==> flow/design.v <==
module processor
(
	output reg w_en,
	output reg done,
	output reg [7:0] addr,
	output reg [31:0] data_out,
	input clk,
	input rst_n,
	input start,
	input [31:0] data_in
);
	parameter RESET = 3'd0;
	parameter READ_DATA = 3'd1;
	parameter READ_INSTRUCTON = 3'd2;
	parameter DELAY = 3'd3;
	parameter EXECUTE = 3'd4;
	parameter ADD = 3'd0;
	parameter SUB = 3'd1;
	parameter MUL = 3'd2;
	parameter TR = 3'd3;
	parameter DET = 3'd4;
	reg [2:0] cs,ns;
	reg [1:0] read_data_counter;
	reg [3:0] a11,a12,a21,a22,b11,b12,b21,b22;
	always@(posedge clk or negedge rst_n)begin
		if(~rst_n) cs <= RESET;
		else cs <= ns;
	end
	always@(*)begin
		case(cs)
			RESET : ns = (start & rst_n) ? READ_DATA : RESET;
			READ_DATA : ns = (read_data_counter == 2) ? READ_INSTRUCTON : READ_DATA;
			READ_INSTRUCTON : ns = DELAY;
			DELAY : ns = EXECUTE;
			EXECUTE : ns = RESET;
			default : ns = RESET;
		endcase
	end
	always@(posedge clk or negedge rst_n)begin
		if(~rst_n)begin
			done <= 0;
			w_en <= 0;
			addr <= 8'd255;
			data_out <= 0;
			read_data_counter <= 0;
			a11 <= 0;
			a12 <= 0;
			a21 <= 0; 
			a22 <= 0;
			b11 <= 0;
			b12 <= 0;
			b21 <= 0;
			b22 <= 0;	
		end
		else begin
			case(ns)
				RESET : begin
					done <= 0;
					w_en <= 0;
					addr <= 8'd255;
					data_out <= 0;
					read_data_counter <= 0;
					a11 <= 0;
					a12 <= 0;
					a21 <= 0; 
					a22 <= 0;
					b11 <= 0;
					b12 <= 0;
					b21 <= 0;
					b22 <= 0;
				end
				READ_DATA : begin
					done <= 0;
					w_en <= 0;
					addr <= 8'd255;
					data_out <= 0;
					read_data_counter <= read_data_counter + 1;
					a11 <= data_in[3:0];
					a12 <= data_in[7:4];
					a21 <= data_in[11:8]; 
					a22 <= data_in[15:12];
					b11 <= data_in[19:16];
					b12 <= data_in[23:20];
					b21 <= data_in[27:24];
					b22 <= data_in[31:28];
				end
				READ_INSTRUCTON : begin
					done <= 0;
					w_en <= 0;
					addr <= 0;
					data_out <= 0;
					read_data_counter <= 0;
					a11 <= a11;
					a12 <= a12;
					a21 <= a21; 
					a22 <= a22;
					b11 <= b11;
					b12 <= b12;
					b21 <= b21;
					b22 <= b22;
				end
				DELAY : begin
					done <= done;
					w_en <= w_en;
					addr <= addr;
					data_out <= 0;
					read_data_counter <= 0;
					a11 <= a11;
					a12 <= a12;
					a21 <= a21; 
					a22 <= a22;
					b11 <= b11;
					b12 <= b12;
					b21 <= b21;
					b22 <= b22;
				end
				EXECUTE : begin
					addr <= data_in[7:0];
					read_data_counter <= read_data_counter;
					a11 <= a11;
					a12 <= a12;
					a21 <= a21; 
					a22 <= a22;
					b11 <= b11;
					b12 <= b12;
					b21 <= b21;
					b22 <= b22;
					case(data_in[31:29])
						ADD : begin
							done <= 1;
							w_en <= 1;
							data_out [7:0] <= $signed(a11) + $signed(b11);
							data_out [15:8] <= $signed(a12) + $signed(b12);
							data_out [23:16] <= $signed(a21) + $signed(b21);
							data_out [31:24] <= $signed(a22) + $signed(b22);
						end
						SUB : begin
							done <= 1;
							w_en <= 1;
							data_out [7:0] <= $signed(a11) - $signed(b11);
							data_out [15:8] <= $signed(a12) - $signed(b12);
							data_out [23:16] <= $signed(a21) - $signed(b21);
							data_out [31:24] <= $signed(a22) - $signed(b22);
						end
						MUL : begin
							done <= 1;
							w_en <= 1;
							data_out [7:0] <= ($signed(a11) * $signed(b11)) + ($signed(a12) * $signed(b21));
							data_out [15:8] <= ($signed(a11) * $signed(b12)) + ($signed(a12) * $signed(b22));
							data_out [23:16] <= ($signed(a21) * $signed(b11)) + ($signed(a22) * $signed(b21));
							data_out [31:24] <= ($signed(a21) * $signed(b12)) + ($signed(a22) * $signed(b22));
						end
						TR : begin
							done <= 1;
							w_en <= 1;
							data_out [7:0] <= {a11[3],a11[3],a11[3],a11[3],a11};
							data_out [15:8] <= {a21[3],a21[3],a21[3],a21[3],a21};
							data_out [23:16] <= {a12[3],a12[3],a12[3],a12[3],a12};
							data_out [31:24] <= {a22[3],a22[3],a22[3],a22[3],a22};
						end
						DET : begin
							done <= 1;
							w_en <= 1;
							data_out <= ($signed(a11) * $signed(a22)) - ($signed(a12) * $signed(a21));
						end
						default : begin
							done <= 0;
							w_en <= 0;
						end
					endcase
				end
			endcase
		end
	end
endmodule
# Tool chain data of processor
# The steps from the RTL of processor to its reports follow in flow order.
# Lines are those of the file above, counted from 1.
# Cell names lack the library's common part.
# A cell with -- has no value.
# design
top_module	processor
clock	clk
cell_library	sky130hd
lib_corner	tt_025C_1v80

# Word-level counts
# Source: Yosys, flattened and elaborated, memories not mapped. Widths are those after wreduce. Registers that Yosys merges into a memory's read port (data or address) are not register bits. Print and check cells do not count.
# classes
muxes	23
n_eq	13
n_mul	10
addsub	14
n_reduce_logical	14
n_logic	1
# ops
operator	n
multiplier 4 x 4 -> 8 bit	10
parallel mux 8 bit (select 5 bit)	4
parallel mux 8 bit (select 2 bit)	4
parallel mux 4 bit (select 2 bit)	8
adder 8 bit	4
parallel mux 8 bit (select 3 bit)	1
adder 4 x 4 -> 5 bit	4
subtractor 4 x 4 -> 5 bit	4
equality test 3 x 2 -> 1 bit with constant B	6
parallel mux 3 bit (select 4 bit)	1
equality test 3 x 1 -> 1 bit with constant B	3
zero test 3 bit	3
subtractor 8 x 8 -> 9 bit	1
nonzero test 2 bit	4
equality test 3 bit with constant B	2
OR reduction 3 bit	2
!= test 6 bit with constant B	1
OR reduction 5 bit	1
OR reduction 4 bit	1
parallel mux 2 bit (select 2 bit)	1
nonzero test 3 bit	1
adder 2 x 1 -> 2 bit with constant B	1
equality test 2 bit with constant B	1
AND reduction 2 bit	1
OR reduction 2 bit	1
parallel mux 1 bit (select 2 bit)	1
two-way mux 2 bit	1
two-way mux 1 bit	2
AND 1 bit	1
# bits
out_inout_bits	42
inputBits	35
ff_bits	78
wordCells	88

# Depth
# Yosys ltp: most cells in a row. Word level: on the elaborated netlist, between registers, memories and ports. Mapped: between sequential cells and ports; inverters and the memories' decode and read muxes count.
# logic_depth
depth_word	7
ABC_AREA	0
mapped_depth	20
ltp_nobuf	19

# Mapped cells and area
# Source: synth_stat.txt of the flow (Yosys; design flattened, memories mapped). It holds for the ABC_AREA given above (unset counts as 0); a run with the other value may have another netlist.
# Totals and module areas in this step are rounded.
# types
type	n
fa_1	144
ha_1	147
dfrtp_1	71
inv_1	238
xnor2_1	68
nand2_1	102
o21ai_0	75
nor2_1	97
a21oi_1	59
and2_1	47
dfstp_2	9
xor2_1	23
a21o_1	23
clkbuf_1	37
a221o_1	13
nand3_1	24
a221oi_1	13
a22o_1	7
# Other cell types: 31; their cells: 100.
# mapped
cells	1297
mapped_area_um2	11600
flip_flops	80
sequential_area_um2	2010

# Worst setup path after synthesis
# Source: OpenSTA report_checks on the synthesized netlist (no wires, ideal clock, input and output delay 20% of the period each), path of least setup slack; recovery checks are left aside. Register names are those of the netlist, which keeps one name where synthesis merged equal registers.
# synth_path
kind	reg2reg
startpoint	reg a22[1]
endpoint	reg data_out[15]
slack_ns	2.172
period_ns	7.0
delay_ns	4.828
setup_time_ns	0.126
arrival_time_ns	4.702
driving_pins	19
n_path_buf	1
synth_period_reached_ns	4.828
# "delay_ns" is the arrival time less input delay plus setup time.
# "driving_pins": output pins that drive a net of the path, with the launching flip-flop's if there is one; two outputs of one cell count as two.
# "synth_period_reached_ns" is the clock period less the worst setup slack; recovery checks do not enter. This is arithmetic on one report: input and output delays are still those of the set period (20% each).
# Between the ends stands the longest chain of elaborated cells between them, by number of cells; it is not shown to be the way that was timed. Of several equally long chains one is given.
# Each line given opens the expression or statement behind the cell; cells for indexed reads and writes are added by Yosys, which also makes memories of some case tables.
# A register here has more assigning lines than the two given.
# synth_via
cell_sequence	dfrtp_1 clkbuf_1 nand2_1 fa_1 fa_1 ha_1 inv_1 fa_1 inv_1 fa_1 inv_1 ha_1 a31oi_1 a22oi_1 a31oi_1 xnor2_2 o21bai_4 nor2_1 a221o_1
elab_chain_cells	4
cone_cells	4
lines_between	3
# synth_rtl
element	line_no	text
start: declaration	24	reg [3:0] a11,a12,a21,a22,b11,b12,b21,b22;
start: assignment	81	a22 <= data_in[15:12];
start: assignment	96	a22 <= a22;
multiplier 4 x 4 -> 8 bit	164	data_out <= ($signed(a11) * $signed(a22)) - ($signed(a12) * $signed(a21));
subtractor 8 x 8 -> 9 bit	164
parallel mux 8 bit (select 5 bit)	128	case(data_in[31:29])
parallel mux 8 bit (select 2 bit)	56	case(ns)
end: assignment	133	data_out [15:8] <= $signed(a12) + $signed(b12);
end: assignment	141	data_out [15:8] <= $signed(a12) - $signed(b12);
end: declaration	6	output reg [31:0] data_out,

# Path in the finished layout
# From the final timing report of run 1: the path of least setup slack in the routed layout; clock arrival at registers is part of the times.
# layout_path
kind	reg2reg
startpoint	reg a22[0]
endpoint	reg data_out[18]
driving_pins	18
n_path_buf	0
slack_ns	0.27
setup_time_ns	0.06
period_ns	5.61
arrival_time_ns	5.63
# Between the ends stands the longest chain of elaborated cells between them, by number of cells; it is not shown to be the way that was timed. Of several equally long chains one is given.
# A register here has more assigning lines than the two given.
# layout_via
cell_sequence	dfrtp_1 nand2_1 fa_1 fa_1 ha_1 inv_1 fa_1 inv_1 fa_1 inv_1 ha_1 a31oi_1 a22oi_1 a31oi_1 xnor2_2 nor2_2 a2111oi_0 a21o_1
elab_chain_cells	4
cone_cells	6
lines_between	4
# layout_rtl
element	line_no	text
start: declaration	24	reg [3:0] a11,a12,a21,a22,b11,b12,b21,b22;
start: assignment	81	a22 <= data_in[15:12];
start: assignment	96	a22 <= a22;
multiplier 4 x 4 -> 8 bit	164	data_out <= ($signed(a11) * $signed(a22)) - ($signed(a12) * $signed(a21));
subtractor 8 x 8 -> 9 bit	164
parallel mux 8 bit (select 5 bit)	128	case(data_in[31:29])
parallel mux 8 bit (select 2 bit)	56	case(ns)
end: assignment	134	data_out [23:16] <= $signed(a21) + $signed(b21);
end: assignment	142	data_out [23:16] <= $signed(a21) - $signed(b21);
end: declaration	6	output reg [31:0] data_out,

# Settings and measured results of 5 stored flow runs for module processor (sky130hd), not sorted in any way. The constraints put input and output delay at 20% of the set period each and load the outputs with 0.01 pF.
# "period_less_ws_ns" is the run's clock period less its worst setup slack. It is reckoned from that one timing run; input and output delays stay at 20% of the period that was set.
# "timing.worst_path_ns" is the time allowed to the run's worst setup path (the clock period less input and output delay, where it has them) less its slack. Clock arrival times count: a late capture clock shortens it, a late launch clock lengthens it.
# The measured numbers are rounded.
# Settings: . = not set for that run.
run name	SETUP_SLACK_MARGIN	period_ns	CAP_MARGIN	CORE_MARGIN	CORE_UTILIZATION	SLEW_MARGIN	CELL_PAD_IN_SITES_DETAIL_PLACEMENT	CORE_ASPECT_RATIO	CTS_CLUSTER_DIAMETER	GPL_TIMING_DRIVEN	HOLD_SLACK_MARGIN	MAX_ROUTING_LAYER	PLACE_DENSITY_LB_ADDON	ABC_AREA	TNS_END_PERCENT	GPL_ROUTABILITY_DRIVEN	timing.worst_path_ns	path_kind	final_cell_area_um2	final_hold_ws_ns	period_less_ws_ns	dieArea_um2	ys_area_um2	final_util_frac	tns_ns	worst_setup_slack_ns
run 1	-0.3	5.61	20	2	40	20	.	.	.	.	.	.	.	.	.	.	5.34	reg2reg	13200	0.439	5.339	30400	11600	0.462	0.000	0.271
run 2	.	5.61	20	2	25	20	.	.	.	.	.	.	.	.	.	.	5.23	reg2reg	13500	0.448	5.234	48200	11600	0.297	0.000	0.376
run 3	0.97	5.88	20	4	40	0	0	0.89	228	0	0.05	met4	0.1	.	.	.	4.86	reg2reg	13900	0.436	4.862	31800	11600	0.487	0.000	1.02
run 4	-0.08	5.87	25	3	57	20	0	1.02	.	1	.	met4	0.15	1	35	.	5.07	reg2reg	13900	0.448	5.074	23800	12500	0.645	0.000	0.796
run 5	.	7.21	40	2	54	20	.	.	354	1	.	met4	0.29	.	45	0	5.52	reg2reg	13000	0.439	5.524	22700	11600	0.618	0.000	1.69
